==> flow/design.v <==
module	DFF(
	clk,
	rstn,
	D,
	Q
);
parameter	datawidth=14;
input	wire	clk;
input	wire	rstn;
input	wire[datawidth-1:0]	D;
output	reg[datawidth-1:0]	Q;
always@(posedge clk or negedge rstn)
begin
	if(~rstn)	Q<='d0;
	else	Q<=D;
end
endmodule
module posedge_detection (
   input  clk,
   input  rstn,
   input  in,
   output out
);
reg r_data_in0;
reg r_data_in1;
assign out = ~r_data_in0 & r_data_in1;
always@(posedge clk or negedge rstn)
begin
	if (!rstn)
	begin
		r_data_in0 <= 0;
		r_data_in1 <= 0;
	end
	else
	begin
		r_data_in0 <= r_data_in1;
		r_data_in1 <= in;
	end
end
endmodule
module shift_9 #(parameter data_width = 14)(
    input [data_width-1:0] din,
	input rstn,clk,
	output wire [data_width-1:0] dout
	);
	reg [data_width-1:0] t0,t1,t2,t3,t4,t5,t6;
	reg [data_width-1:0] t7,t8;
	always@(posedge clk or negedge rstn)
	begin
	  if(~rstn) begin
	    t0 <= 0; t1 <= 0; t2 <= 0; t3 <= 0; t4 <= 0;
	    t5 <= 0; t6 <= 0; t7 <= 0; t8 <= 0;end
	  else begin
	    t0 <= din;
	    t1 <= t0; t2 <= t1; t3 <= t2; t4 <= t3;
	    t5 <= t4; t6 <= t5; t7 <= t6; t8 <= t7;
	  end
	end
	assign dout = t8;
endmodule
module mod_add(
	in1,
	in2,
	_p,
	out
);
input	wire	[14-1:0]	in1;
input	wire	[14-1:0]	in2;
input	wire	[14-1:0]	_p;
output	wire	[14-1:0]	out;
wire	[14:0]	s1;
assign 	s1={1'b0,in1}+{1'b0,in2};
wire	[14:0]	s2;
assign	s2=s1+{1'b0,_p};
assign	out=s2[14]?s2[0+:14]:s1[0+:14];
endmodule
module mod_sub(
	in1,
	in2,
	p,
	out
);
input	wire	[14-1:0]	in1;
input	wire	[14-1:0]	in2;
input	wire	[14-1:0]	p;
output	wire	[14-1:0]	out;
wire	[14:0]	s1;
assign	s1={1'b0,in1}-{1'b0,in2};
wire	[14:0]	s2;
assign	s2={1'b0,p}+s1;
assign	out=s1[14]?s2[0+:14]:s1[0+:14];
endmodule
module old_km(
	input	clk,
	input	rstn,
	input	[14-1:0]in1,
	input	[14-1:0]in2,
	output	[14-1:0]out_L,
	output	[14-1:0]out_H
);
wire	[14/2-1:0]	in1_H;
wire	[14/2-1:0]	in1_L;
assign	in1_H = in1[14/2+:14/2];
assign	in1_L = in1[0+:14/2];
wire	[14/2-1:0]	in2_H;
wire	[14/2-1:0]	in2_L;
assign	in2_H = in2[14/2+:14/2];
assign	in2_L = in2[0+:14/2];
wire	[14-1:0]	p0_D;	 
wire	[14-1:0]	p1_D;	 
wire	[14-1:0]	p0_Q;	 
wire	[14-1:0]	p1_Q;	 
assign	p0_D=in1_L*in2_L;
assign	p1_D=in1_H*in2_H;
DFF #(.datawidth(14)) dff_p0(.clk(clk), .rstn(rstn), .D(p0_D), .Q(p0_Q));
DFF #(.datawidth(14)) dff_p1(.clk(clk), .rstn(rstn), .D(p1_D), .Q(p1_Q));
wire	[2*14-1:0]	p01_D;	 
wire	[2*14-1:0]	p01_Q;	 
assign	p01_D=(in1_L+in1_H)*(in2_L+in2_H);
DFF #(.datawidth(2*14)) dff_p01(.clk(clk), .rstn(rstn), .D(p01_D), .Q(p01_Q));
wire	[2*14-1:0]	s1_D;	 
wire	[2*14-1:0]	s2_D;	 
wire	[2*14-1:0]	s1_Q;	 
wire	[2*14-1:0]	s2_Q;	 
wire	[2*14-1:0]	out;
assign	s1_D={p1_Q,p0_Q};
assign	s2_D=(p01_Q+(~p1_Q+1'b1)+(~p0_Q+1'b1))<<(14/2);
DFF #(.datawidth(2*14)) dff_s1(.clk(clk), .rstn(rstn), .D(s1_D), .Q(s1_Q));
DFF #(.datawidth(2*14)) dff_s2(.clk(clk), .rstn(rstn), .D(s2_D), .Q(s2_Q));
assign	out=s1_Q+s2_Q;
assign	out_L=out[0+:14];
assign	out_H=out[14+:14];
endmodule
module km_mm(
	input	clk,
	input	rstn,
	input	[14-1:0]in1,
	input	[14-1:0]in2,
	input	[14-1:0]mu,
	input	[14-1:0]p,
	input	[14-1:0]_p,
	output	[14-1:0]out
);
wire	[14-1:0]	mu_Q;
wire	[14-1:0]	mu_QQ;
DFF #(.datawidth(14)) dff_mu1(.clk(clk), .rstn(rstn), .D(mu), .Q(mu_Q));
DFF #(.datawidth(14)) dff_mu2(.clk(clk), .rstn(rstn), .D(mu_Q), .Q(mu_QQ));
wire	[14-1:0]	p_Q;
wire	[14-1:0]	p_QQ;
wire	[14-1:0]	p_QQQ;
wire	[14-1:0]	p_QQQQ;
DFF #(.datawidth(14)) dff_p1(.clk(clk), .rstn(rstn), .D(p), .Q(p_Q));
DFF #(.datawidth(14)) dff_p2(.clk(clk), .rstn(rstn), .D(p_Q), .Q(p_QQ));
DFF #(.datawidth(14)) dff_p3(.clk(clk), .rstn(rstn), .D(p_QQ), .Q(p_QQQ));
DFF #(.datawidth(14)) dff_p4(.clk(clk), .rstn(rstn), .D(p_QQQ), .Q(p_QQQQ));
wire	[14-1:0]	_p_Q;
wire	[14-1:0]	_p_QQ;
wire	[14-1:0]	_p_QQQ;
wire	[14-1:0]	_p_QQQQ;
wire	[14-1:0]	_p_QQQQQ;
wire	[14-1:0]	_p_QQQQQQ;
DFF #(.datawidth(14)) dff__p1(.clk(clk), .rstn(rstn), .D(_p), .Q(_p_Q));
DFF #(.datawidth(14)) dff__p2(.clk(clk), .rstn(rstn), .D(_p_Q), .Q(_p_QQ));
DFF #(.datawidth(14)) dff__p3(.clk(clk), .rstn(rstn), .D(_p_QQ), .Q(_p_QQQ));
DFF #(.datawidth(14)) dff__p4(.clk(clk), .rstn(rstn), .D(_p_QQQ), .Q(_p_QQQQ));
DFF #(.datawidth(14)) dff__p5(.clk(clk), .rstn(rstn), .D(_p_QQQQ), .Q(_p_QQQQQ));
DFF #(.datawidth(14)) dff__p6(.clk(clk), .rstn(rstn), .D(_p_QQQQQ), .Q(_p_QQQQQQ));
wire	[14-1:0]	T_L;
wire	[14-1:0]	T_H_D;
wire	[14-1:0]	T_H_Q;
wire	[14-1:0]	T_H_QQ;
wire	[14-1:0]	T_H_QQQ;
wire	[14-1:0]	T_H_QQQQ;
DFF #(.datawidth(14)) dff_T_H1(.clk(clk), .rstn(rstn), .D(T_H_D), .Q(T_H_Q));
DFF #(.datawidth(14)) dff_T_H2(.clk(clk), .rstn(rstn), .D(T_H_Q), .Q(T_H_QQ));
DFF #(.datawidth(14)) dff_T_H3(.clk(clk), .rstn(rstn), .D(T_H_QQ), .Q(T_H_QQQ));
DFF #(.datawidth(14)) dff_T_H4(.clk(clk), .rstn(rstn), .D(T_H_QQQ), .Q(T_H_QQQQ));
wire	[14-1:0]	c;
wire	[14-1:0]	tmp;
wire	carry_D;
wire	carry_Q;
wire	carry_QQ;
wire	carry_QQQ;
wire	carry_QQQQ;
assign	carry_D=(|T_L);
DFF #(.datawidth(14)) dff_carry1(.clk(clk), .rstn(rstn), .D(carry_D), .Q(carry_Q));
DFF #(.datawidth(14)) dff_carry2(.clk(clk), .rstn(rstn), .D(carry_Q), .Q(carry_QQ));
DFF #(.datawidth(14)) dff_carry3(.clk(clk), .rstn(rstn), .D(carry_QQ), .Q(carry_QQQ));DFF #(.datawidth(14)) dff_carry4(.clk(clk), .rstn(rstn), .D(carry_QQQ), .Q(carry_QQQQ));
old_km old_km1(
	.clk(clk),
	.rstn(rstn),
	.in1(in1),
	.in2(in2),
	.out_L(T_L),
	.out_H(T_H_D)
);
old_km old_km2(
	.clk(clk),
	.rstn(rstn),
	.in1(T_L),
	.in2(mu_QQ),
	.out_L(c),
	.out_H()
);
old_km old_km3(
	.clk(clk),
	.rstn(rstn),
	.in1(c),
	.in2(p_QQQQ),
	.out_L(),
	.out_H(tmp)
);
mod_add ma(
	.in1(T_H_QQQQ+carry_QQQQ),
	.in2(tmp),
	._p(_p_QQQQQQ),
	.out(out)
);
endmodule
module bfu_v1(	
    input	clk,
	input	rstn,
	input	[14-1:0]in1,
	input	[14-1:0]in2,
	input	[14-1:0]gamma,	 
	input	op,
	input	[14-1:0]p,
	input	[14-1:0]_p,
	input	[14-1:0]mu,		 
	output	[14-1:0]out1,
	output	[14-1:0]out2
);
wire    [14-1:0]mux_mm1_in1_D;
wire    [14-1:0]mux_mm1_in1_Q;
wire    [14-1:0]mm1_out_D;
wire    [14-1:0]mm1_out_Q;
wire    [14-1:0]ms1_out;
assign  mux_mm1_in1_D = op?ms1_out:in2;
DFF #(.datawidth(14)) dff_muxmm1in1_1(.clk(clk), .rstn(rstn), .D(mux_mm1_in1_D), .Q(mux_mm1_in1_Q));
wire    [14-1:0]gamma_Q;
DFF #(.datawidth(14)) dff_gamma_1(.clk(clk), .rstn(rstn), .D(gamma), .Q(gamma_Q));
km_mm	mm1(.clk(clk), .rstn(rstn), .in1(mux_mm1_in1_Q), .in2(gamma_Q), .mu(mu), .p(p), ._p(_p), .out(mm1_out_D));
DFF #(.datawidth(14)) dff_mm1out_1(.clk(clk), .rstn(rstn), .D(mm1_out_D), .Q(mm1_out_Q));
wire    [14-1:0]in1_Q;
wire    [14-1:0]in1_QQ;
wire    [14-1:0]in1_QQQ;
wire    [14-1:0]in1_QQQQ;
wire    [14-1:0]in1_QQQQQ;
wire    [14-1:0]in1_QQQQQQ;
wire    [14-1:0]in1_QQQQQQQ;
wire    [14-1:0]in1_QQQQQQQQ;
DFF #(.datawidth(14)) dff_in1_1(.clk(clk), .rstn(rstn), .D(in1),            .Q(in1_Q));
DFF #(.datawidth(14)) dff_in1_2(.clk(clk), .rstn(rstn), .D(in1_Q),          .Q(in1_QQ));
DFF #(.datawidth(14)) dff_in1_3(.clk(clk), .rstn(rstn), .D(in1_QQ),         .Q(in1_QQQ));
DFF #(.datawidth(14)) dff_in1_4(.clk(clk), .rstn(rstn), .D(in1_QQQ),        .Q(in1_QQQQ));
DFF #(.datawidth(14)) dff_in1_5(.clk(clk), .rstn(rstn), .D(in1_QQQQ),       .Q(in1_QQQQQ));
DFF #(.datawidth(14)) dff_in1_6(.clk(clk), .rstn(rstn), .D(in1_QQQQQ),      .Q(in1_QQQQQQ));
DFF #(.datawidth(14)) dff_in1_7(.clk(clk), .rstn(rstn), .D(in1_QQQQQQ),     .Q(in1_QQQQQQQ));
DFF #(.datawidth(14)) dff_in1_8(.clk(clk), .rstn(rstn), .D(in1_QQQQQQQ),    .Q(in1_QQQQQQQQ));
wire    [14-1:0]in2_Q;
wire    [14-1:0]in2_QQ;
wire    [14-1:0]in2_QQQ;
wire    [14-1:0]in2_QQQQ;
wire    [14-1:0]in2_QQQQQ;
wire    [14-1:0]in2_QQQQQQ;
wire    [14-1:0]in2_QQQQQQQ;
wire    [14-1:0]in2_QQQQQQQQ;
DFF #(.datawidth(14)) dff_in2_1(.clk(clk), .rstn(rstn), .D(in2),            .Q(in2_Q));
DFF #(.datawidth(14)) dff_in2_2(.clk(clk), .rstn(rstn), .D(in2_Q),          .Q(in2_QQ));
DFF #(.datawidth(14)) dff_in2_3(.clk(clk), .rstn(rstn), .D(in2_QQ),         .Q(in2_QQQ));
DFF #(.datawidth(14)) dff_in2_4(.clk(clk), .rstn(rstn), .D(in2_QQQ),        .Q(in2_QQQQ));
DFF #(.datawidth(14)) dff_in2_5(.clk(clk), .rstn(rstn), .D(in2_QQQQ),       .Q(in2_QQQQQ));
DFF #(.datawidth(14)) dff_in2_6(.clk(clk), .rstn(rstn), .D(in2_QQQQQ),      .Q(in2_QQQQQQ));
DFF #(.datawidth(14)) dff_in2_7(.clk(clk), .rstn(rstn), .D(in2_QQQQQQ),     .Q(in2_QQQQQQQ));
DFF #(.datawidth(14)) dff_in2_8(.clk(clk), .rstn(rstn), .D(in2_QQQQQQQ),    .Q(in2_QQQQQQQQ));
wire    [14-1:0]mux_ma1_in2;
wire    [14-1:0]ma1_out;
assign  mux_ma1_in2 = op?in2_QQQQQQQQ:mm1_out_Q;
mod_add ma1(.in1(in1_QQQQQQQQ), .in2(mux_ma1_in2), ._p(_p), .out(ma1_out));
wire    [14-1:0]mux_ms1_in1;
wire    [14-1:0]mux_ms1_in2;
assign  mux_ms1_in1 = op?in2:in1_QQQQQQQQ;
assign  mux_ms1_in2 = op?in1:mm1_out_Q;
mod_sub ms1(.in1(mux_ms1_in1), .in2(mux_ms1_in2), .p(p), .out(ms1_out));
assign  out1 = ma1_out;
assign  out2 = op?mm1_out_Q:ms1_out;
endmodule
module ntt_bfu
(
    input                   clk,
    input                   rstn,
    input  [14-1:0] in1,
    input  [14-1:0] in2,
    input  [14-1:0] gamma,
    input                   op,
    output [14-1:0] out1,
    output [14-1:0] out2
);
bfu_v1 bfu1(.clk(clk), .rstn(rstn), .in1(in1), .in2(in2),
            .gamma(gamma), .op(op), .p('d12289), ._p('d1073729535), .mu('d922759167),
            .out1(out1), .out2(out2));
endmodule
# Tool chain data of ntt_bfu
# Tool output for the design above, in the order of the flow.
# Line numbers count from 1 in the design file above.
# Operators: Yosys type, input widths -> output width; for muxes data width and select width s.
# Library cell names are shortened.
# The mark - stands for no value.
# setup
top_module	ntt_bfu
clock_port	clk
cell_library	sky130hd
pvt_corner	tt_025C_1v80

# Word-level counts
# Source: Yosys, flattened and elaborated, memories not mapped. Widths are those after wreduce; folded enables and synchronous resets count as part of the registers. Registers that Yosys merges into a memory's read port (data or address) are not register bits. Print and check cells do not count.
# word_totals
out_inout_bits	28
regBits	567
elab_cells	106
# classes
logic	6
add_sub_neg	28
reduce_and_logical	1
muxes	8
n_mul	9
# ops
op	n
$mul 7x7->14	3
$mul 8x8->16	2
$mux 14	8
$add 21x1->21 const B	4
$add 21x21->21	4
$mul 8x8->7	1
$not 14->21	3
$add 28x28->28	2
$mul 7x7->7	1
$add 7x7->8	5
$add 14x14->15	2
$not 8->21	1
$mul 7x2->9	1
$sub 14x14->15	1
$add 15x12->15	1
$add 15x12->15 const B	1
$add 14x1->14	1
$add 14x14->14	1
$add 14x14->14 const A	1
$reduce_or 14->1	1
$add 7x1->7 const B	2
$add 7x7->7	2
$not 7->7	2
$add 1x7->8	1
$mul 7x1->8	1

# Longest topological paths
# Longest topological path by Yosys (ltp), each cell counted once; first at word level (registers and memories cut), then after technology mapping (sequential cells cut; the memories' decode and read muxes count).
# logic_depth
ltp_word	5
abc_area	0
depth_mapped	27
depth_no_buf	27

# Synthesis result
# Yosys stat after the flow's synthesis: flattened, memories mapped to cells. It holds for the ABC_AREA given above (unset counts as 0); a run with the other value may have another netlist.
# types
type	n
dfrtp_1	528
ha_1	381
fa_1	148
xnor2_1	163
inv_1	349
a21oi_1	133
nor2_1	172
xor2_1	65
nand2_1	141
and2_1	72
mux2_2	33
a21o_1	48
o21bai_1	42
o21ai_0	58
mux2i_1	24
o21a_1	27
nor3_1	40
nor2b_1	21
# Other cell types: 48; their cells: 236.
# synth_totals
area_um2	30344.1
seqArea_um2	13212.7
flip_flops	528
cell_count	2681
# The figures by module come from a second, unflattened synthesis with its own total; it is not the netlist above.
# unflattened
hier_cells	4624
area_unflattened_um2	52386.5
# Each row is one instance without its submodules.
# by_module
module	seq_area_um2	instances	mod_area_um2	cells
old_km	0.0	3	8119.0	1017
DFF (datawidth=14)	350.3	45	350.3	14
DFF (datawidth=28)	700.7	9	700.7	28
mod_add	0.0	2	1506.4	186
mod_sub	0.0	1	1443.9	195
bfu_v1	0.0	1	1202.4	78
km_mm	0.0	1	291.5	44
ntt_bfu	0.0	1	7.5	2

# Worst setup path after synthesis
# Source: OpenSTA report_checks on the synthesized netlist (no wires, ideal clock, input and output delay 20% of the period each), path of least setup slack; recovery checks are left aside. Register names are those of the netlist, which keeps one name where synthesis merged equal registers.
# synth_path
path_type	input to output
from	input port op
to	output port out1[10]
slack_ps	231
t_arrival_ps	4969
clock_period_ps	6500
path_buffers	2
delay_ps	3669
launch_ps	1300
driving_pins	15
output_delay_ps	1300
synth_period_reached_ps	6269
# "delay_ps" = arrival - input delay + setup time.
# A path that ends at an output port has no setup time.
# "driving_pins" counts driving pins, that of a launching flip-flop among them; a cell with two outputs on the path counts twice.
# "synth_period_reached_ps" is the clock period less the worst setup slack; recovery checks do not enter. This is arithmetic on one report: input and output delays are still those of the set period (20% each).
# The rows between start and end are the longest chain of elaborated cells between them; the timing report does not say that the signal goes this way. Where chains are equally long, one stands for them.
# A line is the first line of the expression or statement that the cell stems from. Yosys adds cells for indexed reads and writes and turns some case tables into memories.
# synth_between
path_cell_list	clkbuf_1 > clkbuf_1 > nand2b_1 > nand2_1 > ha_1 > fa_1 > a211oi_1 > o21ai_1 > a221o_1 > a21o_1 > xor2_1 > o311ai_2 > xor2_2 > or4_1 > xor2_1
elab_chain_len	4
# synth_rtl
item	line	rtl
start, declared	295	input                   op,
$mux 14	278	assign  mux_ma1_in2 = op?in2_QQQQQQQQ:mm1_out_Q;
$add 14x14->15	72	assign s1={1'b0,in1}+{1'b0,in2};
$add 15x12->15	74	assign s2=s1+{1'b0,_p};
$mux 14	75	assign out=s2[14]?s2[0+:14]:s1[0+:14];
end, declared	296	output [14-1:0] out1,

# Path in the finished layout
# From the final timing report of flow run 1: the path of least setup slack in the routed layout; clock arrival at registers is part of the times.
# The report prints the path's times to 10 ps; the period is as set.
# layout_path
path_type	input to output
from	input port op
to	output port out2[13]
driving_pins	19
launch_ps	2140
path_buffers	5
output_delay_ps	2140
clock_period_ps	10700
t_arrival_ps	7280
slack_ps	1280
# The rows between start and end are the longest chain of elaborated cells between them; the timing report does not say that the signal goes this way. Where chains are equally long, one stands for them.
# layout_between
path_cell_list	clkbuf_1 > clkbuf_1 > clkbuf_1 > nand2_1 > nand2_1 > ha_1 > inv_1 > fa_1 > a21o_1 > nand4_1 > and3b_1 > clkbuf_1 > nand3_1 > a221oi_1 > nand3_1 > o311ai_1 > xnor2_1 > mux2_2 > clkdlybuf4s50_1
elab_chain_len	5
# layout_rtl
item	line	rtl
start, declared	295	input                   op,
$mux 14	282	assign  mux_ms1_in1 = op?in2:in1_QQQQQQQQ;
$sub 14x14->15	88	assign s1={1'b0,in1}-{1'b0,in2};
$add 14x14->14	90	assign s2={1'b0,p}+s1;
$mux 14	91	assign out=s1[14]?s2[0+:14]:s1[0+:14];
$mux 14	286	assign  out2 = op?mm1_out_Q:ms1_out;
end, declared	297	output [14-1:0] out2

# Top module ntt_bfu; platform sky130hd; tools Yosys and OpenROAD; 4 stored runs in no particular order. Input and output delays are each 20% of the period that was set; the output load is 0.01 pF.
# "achievedPeriod_ps" is the run's clock period less its worst setup slack. It is reckoned from that one timing run; input and output delays stay at 20% of the period that was set.
# "worst_path_allowed_less_slack_ps": the worst setup path's part of the clock period (all of it between registers, 20% less for each end at a port) less its slack. A launch clock that arrives late makes it longer, a capture clock that arrives late makes it shorter.
# "worst_path_allowed_less_slack_ps" is given in steps of 10 ps.
# A setting shown as n/a is not set for that run.
stored run	CAP_MARGIN	CELL_PAD_IN_SITES_GLOBAL_PLACEMENT	CORE_ASPECT_RATIO	CORE_UTILIZATION	CTS_CLUSTER_DIAMETER	CTS_CLUSTER_SIZE	GPL_ROUTABILITY_DRIVEN	GPL_TIMING_DRIVEN	PLACE_DENSITY	SLEW_MARGIN	TNS_END_PERCENT	period_ns	CORE_MARGIN	CELL_PAD_IN_SITES_DETAIL_PLACEMENT	HOLD_SLACK_MARGIN	PLACE_DENSITY_LB_ADDON	SETUP_SLACK_MARGIN	total_die_area_um2	tns_ps	synth_chip_area_um2	fin_hold_ws_ps	worst_path_allowed_less_slack_ps	path_kind	post_route_stdcell_area_um2	achievedPeriod_ps	util_pct	setup_worst_slack_ps
flow run 1	0	1	0.71	40	314	47	0	0	0.72	5	75	10.7	2	n/a	n/a	n/a	n/a	78111.8	0	30344.1	327	5140	input to output	32865.3	9421	43.6	1279
flow run 2	20	n/a	n/a	20	n/a	78	n/a	1	n/a	20	n/a	8.79	2	2	0.19	0.04	0.73	154854.0	0	30344.1	329	4300	input to output	36039.6	7820	24.0	970
flow run 3	20	2	0.71	40	n/a	47	0	n/a	0.6	20	75	10.7	2	n/a	n/a	n/a	n/a	78111.8	0	30344.1	308	4700	input to output	34270.4	8984	45.4	1716
flow run 4	20	n/a	n/a	27	n/a	n/a	n/a	n/a	0.6	20	n/a	6.4	2	n/a	n/a	n/a	n/a	115084.0	0	30344.1	332	3810	input to output	35848.1	6374	32.3	26
